==> flow/design.v <==
module subtractor_16bits(
    input [15:0] a,
    input [15:0] b,
    input bin,
    output [15:0] diff,
    output bout
);
    assign {bout, diff} = a - b - bin;
endmodule
module adder_16bits(
    input [15:0] a,
    input [15:0] b,
    input cin,
    output [15:0] sum,
    output cout
);
    assign {cout, sum} = a + b + cin;
endmodule
module multiplier_16bits(
    input [15:0] a,
    input [15:0] b,
    output [31:0] product
);
    assign product = a * b;
endmodule
module divider_16bits(
    input [15:0] dividend,
    input [15:0] divisor,
    output [15:0] quotient,
    output [15:0] remainder
);
    assign quotient = dividend / divisor;
    assign remainder = dividend % divisor;
endmodule
module dff_16bit (
    input      [15:0] d,
    input             clk,
    input             rstn,
    input             en,
    output reg [15:0] q
);
    always @(posedge clk) begin
        if (!rstn)
            q <= 16'b0;
        else if (en)
            q <= d;
    end
endmodule
module unified_computing_system (
    input      [15:0] d_a,           
    input      [15:0] d_b,           
    input      [1:0]  op_code,       
    input             clk,
    input             rstn,
    input             en_a,           
    input             en_b,           
    input             en_result,      
    input             cin,            
    input             bin,            
    output reg [31:0] result,         
    output reg [15:0] remainder,      
    output reg        cout,           
    output reg        bout,           
    output reg        overflow_flag,  
    output reg        error_flag      
);
    wire [15:0] q_a;            
    wire [15:0] q_b;            
    wire [15:0] sum_result;
    wire        sum_cout;
    wire [15:0] diff_result;
    wire        diff_bout;
    wire [31:0] product_result;
    wire [15:0] quotient_result;
    wire [15:0] remainder_result;
    reg [31:0] temp_result;
    reg [15:0] temp_remainder;
    reg        temp_cout;
    reg        temp_bout;
    reg        temp_overflow;
    reg        temp_error;
    dff_16bit register_a_inst (
        .d   (d_a),
        .clk (clk),
        .rstn(rstn),
        .en  (en_a),
        .q   (q_a)
    );
    dff_16bit register_b_inst (
        .d   (d_b),
        .clk (clk),
        .rstn(rstn),
        .en  (en_b),
        .q   (q_b)
    );
    adder_16bits adder_inst (
        .a   (q_a),
        .b   (q_b),
        .cin (cin),
        .sum (sum_result),
        .cout(sum_cout)
    );
    subtractor_16bits subtractor_inst (
        .a    (q_a),
        .b    (q_b),
        .bin  (bin),
        .diff (diff_result),
        .bout (diff_bout)
    );
    multiplier_16bits multiplier_inst (
        .a      (q_a),
        .b      (q_b),
        .product(product_result)
    );
    divider_16bits divider_inst (
        .dividend (q_a),
        .divisor  (q_b),
        .quotient (quotient_result),
        .remainder(remainder_result)
    );
    always @(*) begin
        temp_result = 32'b0;
        temp_remainder = 16'b0;
        temp_cout = 1'b0;
        temp_bout = 1'b0;
        temp_overflow = 1'b0;
        temp_error = 1'b0;
        case(op_code)
            2'b00: begin  
                temp_result = {16'b0, sum_result};
                temp_cout = sum_cout;
                if ((q_a[15] == q_b[15]) && (sum_result[15] != q_a[15])) begin
                    temp_overflow = 1'b1;
                end
            end
            2'b01: begin  
                temp_result = {16'b0, diff_result};
                temp_bout = diff_bout;
                if ((q_a[15] != q_b[15]) && (diff_result[15] != q_a[15])) begin
                    temp_overflow = 1'b1;
                end
            end
            2'b10: begin  
                temp_result = product_result;
                if (product_result[31:16] != 16'b0 && 
                    product_result[31:16] != 16'hFFFF) begin
                    temp_overflow = 1'b1;
                end
            end
            2'b11: begin  
                if (q_b == 16'b0) begin  
                    temp_result = 32'b0;
                    temp_error = 1'b1;
                end else begin
                    temp_result = {16'b0, quotient_result};  
                    temp_remainder = remainder_result;
                end
            end
            default: begin
            end
        endcase
    end
    always @(posedge clk) begin
        if (!rstn) begin
            result <= 32'b0;
            remainder <= 16'b0;
            cout <= 1'b0;
            bout <= 1'b0;
            overflow_flag <= 1'b0;
            error_flag <= 1'b0;
        end
        else if (en_result) begin
            result <= temp_result;
            remainder <= temp_remainder;
            cout <= temp_cout;
            bout <= temp_bout;
            overflow_flag <= temp_overflow;
            error_flag <= temp_error;
        end
    end
endmodule
-- From RTL to reports: unified_computing_system
What the tools print for unified_computing_system, step after step.
Line numbers count from 1 in the design file above.
Operators: Yosys type, input widths -> output width; for muxes data width and select width s.
Library cell names are shortened.
Not given: n/a
- design top: unified_computing_system
- clock input: clk
- standard-cell library: sky130hd
- timing corner: tt_025C_1v80

-- Word-level counts
Source: Yosys, flattened and elaborated, memories not mapped. Widths are those after wreduce. Registers that Yosys merges into a memory's read port (data or address) are not register bits. Print and check cells do not count. Equal cells are merged and count once.
- noted $add $sub $neg: 4
- multipliers: 1
- div/mod/pow operators at 2
- equality and inequality tests at 8
- mux-type cells at 12
- reduce/logical cells at 9
- operators by type and width (kind ; number):
    $mul 16x16->32 ; 1
    $div 16x16->16 ; 1
    $mod 16x16->16 ; 1
    $pmux 32 s4 ; 1
    $pmux 16 s2 ; 1
    $mux 16 ; 2
    $add 16x16->17 ; 1
    $sub 16x16->17 ; 1
    $add 17x1->17 ; 1
    $sub 17x1->17 ; 1
    $ne 16x16->1 const B ; 1
    $logic_not 16->1 ; 1
    $reduce_bool 16->1 ; 1
    $reduce_or 3->1 ; 3
    $pmux 1 s2 ; 3
    $eq 2x2->1 const B ; 2
    $pmux 1 s4 ; 1
    $mux 1 ; 4
    $ne 1x1->1 ; 3
    $logic_and 1x1->1 ; 3
    $eq 2x1->1 const B ; 1
    $logic_not 2->1 ; 1
    $eq 1x1->1 ; 1
- flip-flop bits (word level): 84
- noted input bits: 41
- noted output and inout bits: 52
- cells after elaboration: 44

-- Logic depth
Yosys ltp: most cells in a row. Word level: on the elaborated netlist, between registers, memories and ports. Mapped: between sequential cells and ports; inverters and the memories' decode and read muxes count.
- word-level depth: 6
- ABC_AREA at 0
- noted depth in mapped cells: 142

-- Netlist
Yosys stat after the flow's synthesis: flattened, memories mapped to cells. It holds for the ABC_AREA given above (unset counts as 0); a run with the other value may have another netlist.
- mapped cells at 2569
- noted mapped area: 20298.2 um^2
- mapped flip-flops at 84
- buffers at 98
- cells by type (cell type ; number ; area in all (um^2)):
    fa_1 ; 199 ; 3.98E+03
    ha_1 ; 290 ; 3628.48
    dfxtp_1 ; 84 ; 1.68E+03
    inv_1 ; 321 ; 1.2E+03
    nand2_1 ; 288 ; 1.08E+03
    nor2_1 ; 226 ; 848.314
    xnor2_1 ; 75 ; 656.88
    a21oi_1 ; 116 ; 580.557
    o21ai_0 ; 102 ; 510.49
    o21a_1 ; 67 ; 502.982
    nor2b_1 ; 70 ; 437.92
    mux2i_1 ; 43 ; 430.413
    xor2_1 ; 43 ; 376.611
    a21o_1 ; 49 ; 367.853
    nor3_1 ; 71 ; 355.341
    clkbuf_1 ; 92 ; 345.331
    mux2_2 ; 19 ; 213.955
    nand3_1 ; 35 ; 175.168
Other cell types: 65; their cells: 379.
The figures by module come from a second, unflattened synthesis with its own total; it is not the netlist above.
- noted cell total of the unflattened synthesis: 2751
- area (unflattened synthesis): 22250.1 um^2
Rows give one instance, submodules left out.
- modules (module ; times used ; cells ; area (um^2) ; seq. area (um^2)):
    multiplier_16bits ; 1 ; 999 ; 8584.5 ; 0.0
    divider_16bits ; 1 ; 1120 ; 7838.8 ; 0.0
    unified_computing_system ; 1 ; 262 ; 2623.8 ; 1041.0
    dff_16bit ; 2 ; 51 ; 615.6 ; 320.3
    subtractor_16bits ; 1 ; 174 ; 1224.9 ; 0.0
    adder_16bits ; 1 ; 94 ; 747.0 ; 0.0

-- Worst setup path after synthesis
OpenSTA on the mapped netlist: ideal clock, no wires. The path of least setup slack (recovery checks aside). Input and output delay are each 20% of the period. Register names are those of the netlist, which keeps one name where synthesis merged equal registers.
- path type: reg-to-reg
- start point: reg register_b_inst.q[13]
- end point: reg remainder[12]
- period at 26000 ps
- arrival at 28061 ps
- required time at 25878 ps
- setup slack: -2183 ps
- noted delay of the path: 28183 ps
- stages at 133
- noted period reached after synthesis: 28183 ps
"delay of the path" = arrival - input delay + setup time.
"stages" counts driving pins, that of a launching flip-flop among them; a cell with two outputs on the path counts twice.
"period reached after synthesis" is the clock period less the worst setup slack; recovery checks do not enter. This is arithmetic on one report: input and output delays are still those of the set period (20% each).
Between the ends stands the longest chain of elaborated cells between them, by number of cells; it is not shown to be the way that was timed. Of several equally long chains one is given.
Each line given opens the expression or statement behind the cell; cells for indexed reads and writes are added by Yosys, which also makes memories of some case tables.
- cell sequence: dfxtp_1 > buf_6 > or3_1 > nor2_1 > and2_1 > and3_1 > a21oi_1 > a21oi_1 > ha_1 > o21a_1 > o21ai_0 > or3_1 > mux2_2 > inv_1 > ha_1 > o21a_1 > o21a_1 > o211ai_1 > (+97 left out) > a31oi_1 > nor2b_1 > o21ai_0 > clkbuf_1 > o21ai_0 > fa_1 > a21o_1 > a21oi_1 > o21bai_1 > a211oi_1 > o21bai_1 > a21o_1 > a21o_1 > nor4_1 > o41a_1 > buf_1 > nor3_1 > a221o_1
- noted cells in the longest elaborated chain: 3
- elaborated cells on any way between the ends: 4
- classes of those cells: div: 1; mux: 2; reduce/logical: 1
- RTL lines, path post-synthesis (element ; line ; RTL):
    start: declaration ; 40 ; output reg [15:0] q
    start: assignment ; 44 ; q <= 16'b0;
    start: assignment ; 46 ; q <= d;
    $mod 16x16->16 ; 33 ; assign remainder = dividend % divisor;
    $mux 16 ; 151 ; if (q_b == 16'b0) begin
    $pmux 16 s2 ; 128 ; case(op_code)
    end: assignment ; 166 ; remainder <= 16'b0;
    end: assignment ; 174 ; remainder <= temp_remainder;
    end: declaration ; 61 ; output reg [15:0] remainder,

-- Path in the finished layout
Path of least setup slack in the final report of entry A (OpenROAD, finished layout, wires in). Where an end is a register, its clock arrival counts in the times.
The path's times are printed in steps of 10 ps; the period is the one set.
- path type: reg-to-reg
- start point: reg register_b_inst.q[14]
- end point: reg remainder[6]
- period at 26000 ps
- arrival at 25820 ps
- required time at 26310 ps
- setup slack: 490 ps
- stages at 128
Between the ends stands the longest chain of elaborated cells between them, by number of cells; it is not shown to be the way that was timed. Of several equally long chains one is given.
- cell sequence: dfxtp_2 > or3_4 > nor2_4 > and2_4 > and3_4 > a21oi_2 > ha_1 > o21a_1 > o21ai_2 > or3_4 > mux2_4 > inv_4 > ha_4 > o21a_1 > o21a_1 > o211ai_1 > mux2_4 > inv_2 > (+92 left out) > nor2b_4 > o21ai_4 > buf_12 > nor3_1 > a21o_1 > ha_4 > a21oi_4 > nand2b_1 > a211oi_2 > o21bai_2 > a21o_1 > a21o_1 > nor4_2 > o41a_1 > buf_6 > nor2_4 > a32o_1 > a21o_1
- noted cells in the longest elaborated chain: 3
- elaborated cells on any way between the ends: 4
- classes of those cells: div: 1; mux: 2; reduce/logical: 1
- RTL lines, path after layout (element ; line ; RTL):
    start: declaration ; 40 ; output reg [15:0] q
    start: assignment ; 44 ; q <= 16'b0;
    start: assignment ; 46 ; q <= d;
    $mod 16x16->16 ; 33 ; assign remainder = dividend % divisor;
    $mux 16 ; 151 ; if (q_b == 16'b0) begin
    $pmux 16 s2 ; 128 ; case(op_code)
    end: assignment ; 166 ; remainder <= 16'b0;
    end: assignment ; 174 ; remainder <= temp_remainder;
    end: declaration ; 61 ; output reg [15:0] remainder,

FLOW RESULTS
============

Design unified_computing_system on sky130hd. What follows are 3 stored runs of the flow, each under its own settings; their order means nothing. The constraints put input and output delay at 20% of the set period each and load the outputs with 0.01 pF.
"clock period reached" is the run's clock period less its worst setup slack. It is reckoned from that one timing run; input and output delays stay at 20% of the period that was set.
"time on the worst setup path" = time allowed to the worst setup path (clock period - input delay - output delay, where it has them) - its slack; a late launch clock adds to it, a late capture clock takes from it.
"time on the worst setup path" is given in steps of 10 ps.

Entry A
Settings were period_ns = 26.0; CAP_MARGIN = 20; CORE_MARGIN = 2; CORE_UTILIZATION = 40; SLEW_MARGIN = 20
- clock period reached at 25,510 ps
- noted the standard-cell area after layout: 25,298.0 um^2
- noted the cell area after synthesis: 20,298.2 um^2
- noted the setup slack of the worst path: 490 ps
- die outline area: 52,562.4 um^2
- noted the total negative slack on setup checks: 0 ps
- smallest hold slack: 455 ps
- time on the worst setup path: 25,510 ps
- worst setup path kind: reg-to-reg
- noted the final utilization: 50.4 %

Entry B
Settings were ABC_AREA = 1; CELL_PAD_IN_SITES_DETAIL_PLACEMENT = 0; CELL_PAD_IN_SITES_GLOBAL_PLACEMENT = 1; CORE_ASPECT_RATIO = 0.54; CORE_MARGIN = 4; CORE_UTILIZATION = 41; MAX_ROUTING_LAYER = met5; PLACE_DENSITY_LB_ADDON = 0.06; period_ns = 26.0; CAP_MARGIN = 20; SLEW_MARGIN = 20
- clock period reached at 24,669 ps
- noted the standard-cell area after layout: 25,757.2 um^2
- noted the cell area after synthesis: 21,359.2 um^2
- noted the setup slack of the worst path: 1,331 ps
- die outline area: 55,986.0 um^2
- noted the total negative slack on setup checks: 0 ps
- smallest hold slack: 464 ps
- time on the worst setup path: 24,670 ps
- worst setup path kind: reg-to-reg
- noted the final utilization: 50.1 %

Entry C
Settings were CELL_PAD_IN_SITES_DETAIL_PLACEMENT = 2; CORE_UTILIZATION = 59; CTS_CLUSTER_DIAMETER = 207; CTS_CLUSTER_SIZE = 71; GPL_ROUTABILITY_DRIVEN = 0; PLACE_DENSITY_LB_ADDON = 0.17; period_ns = 15.6; CAP_MARGIN = 20; CORE_MARGIN = 2; SLEW_MARGIN = 20
- did not finish, placement stopped with DPL-0033
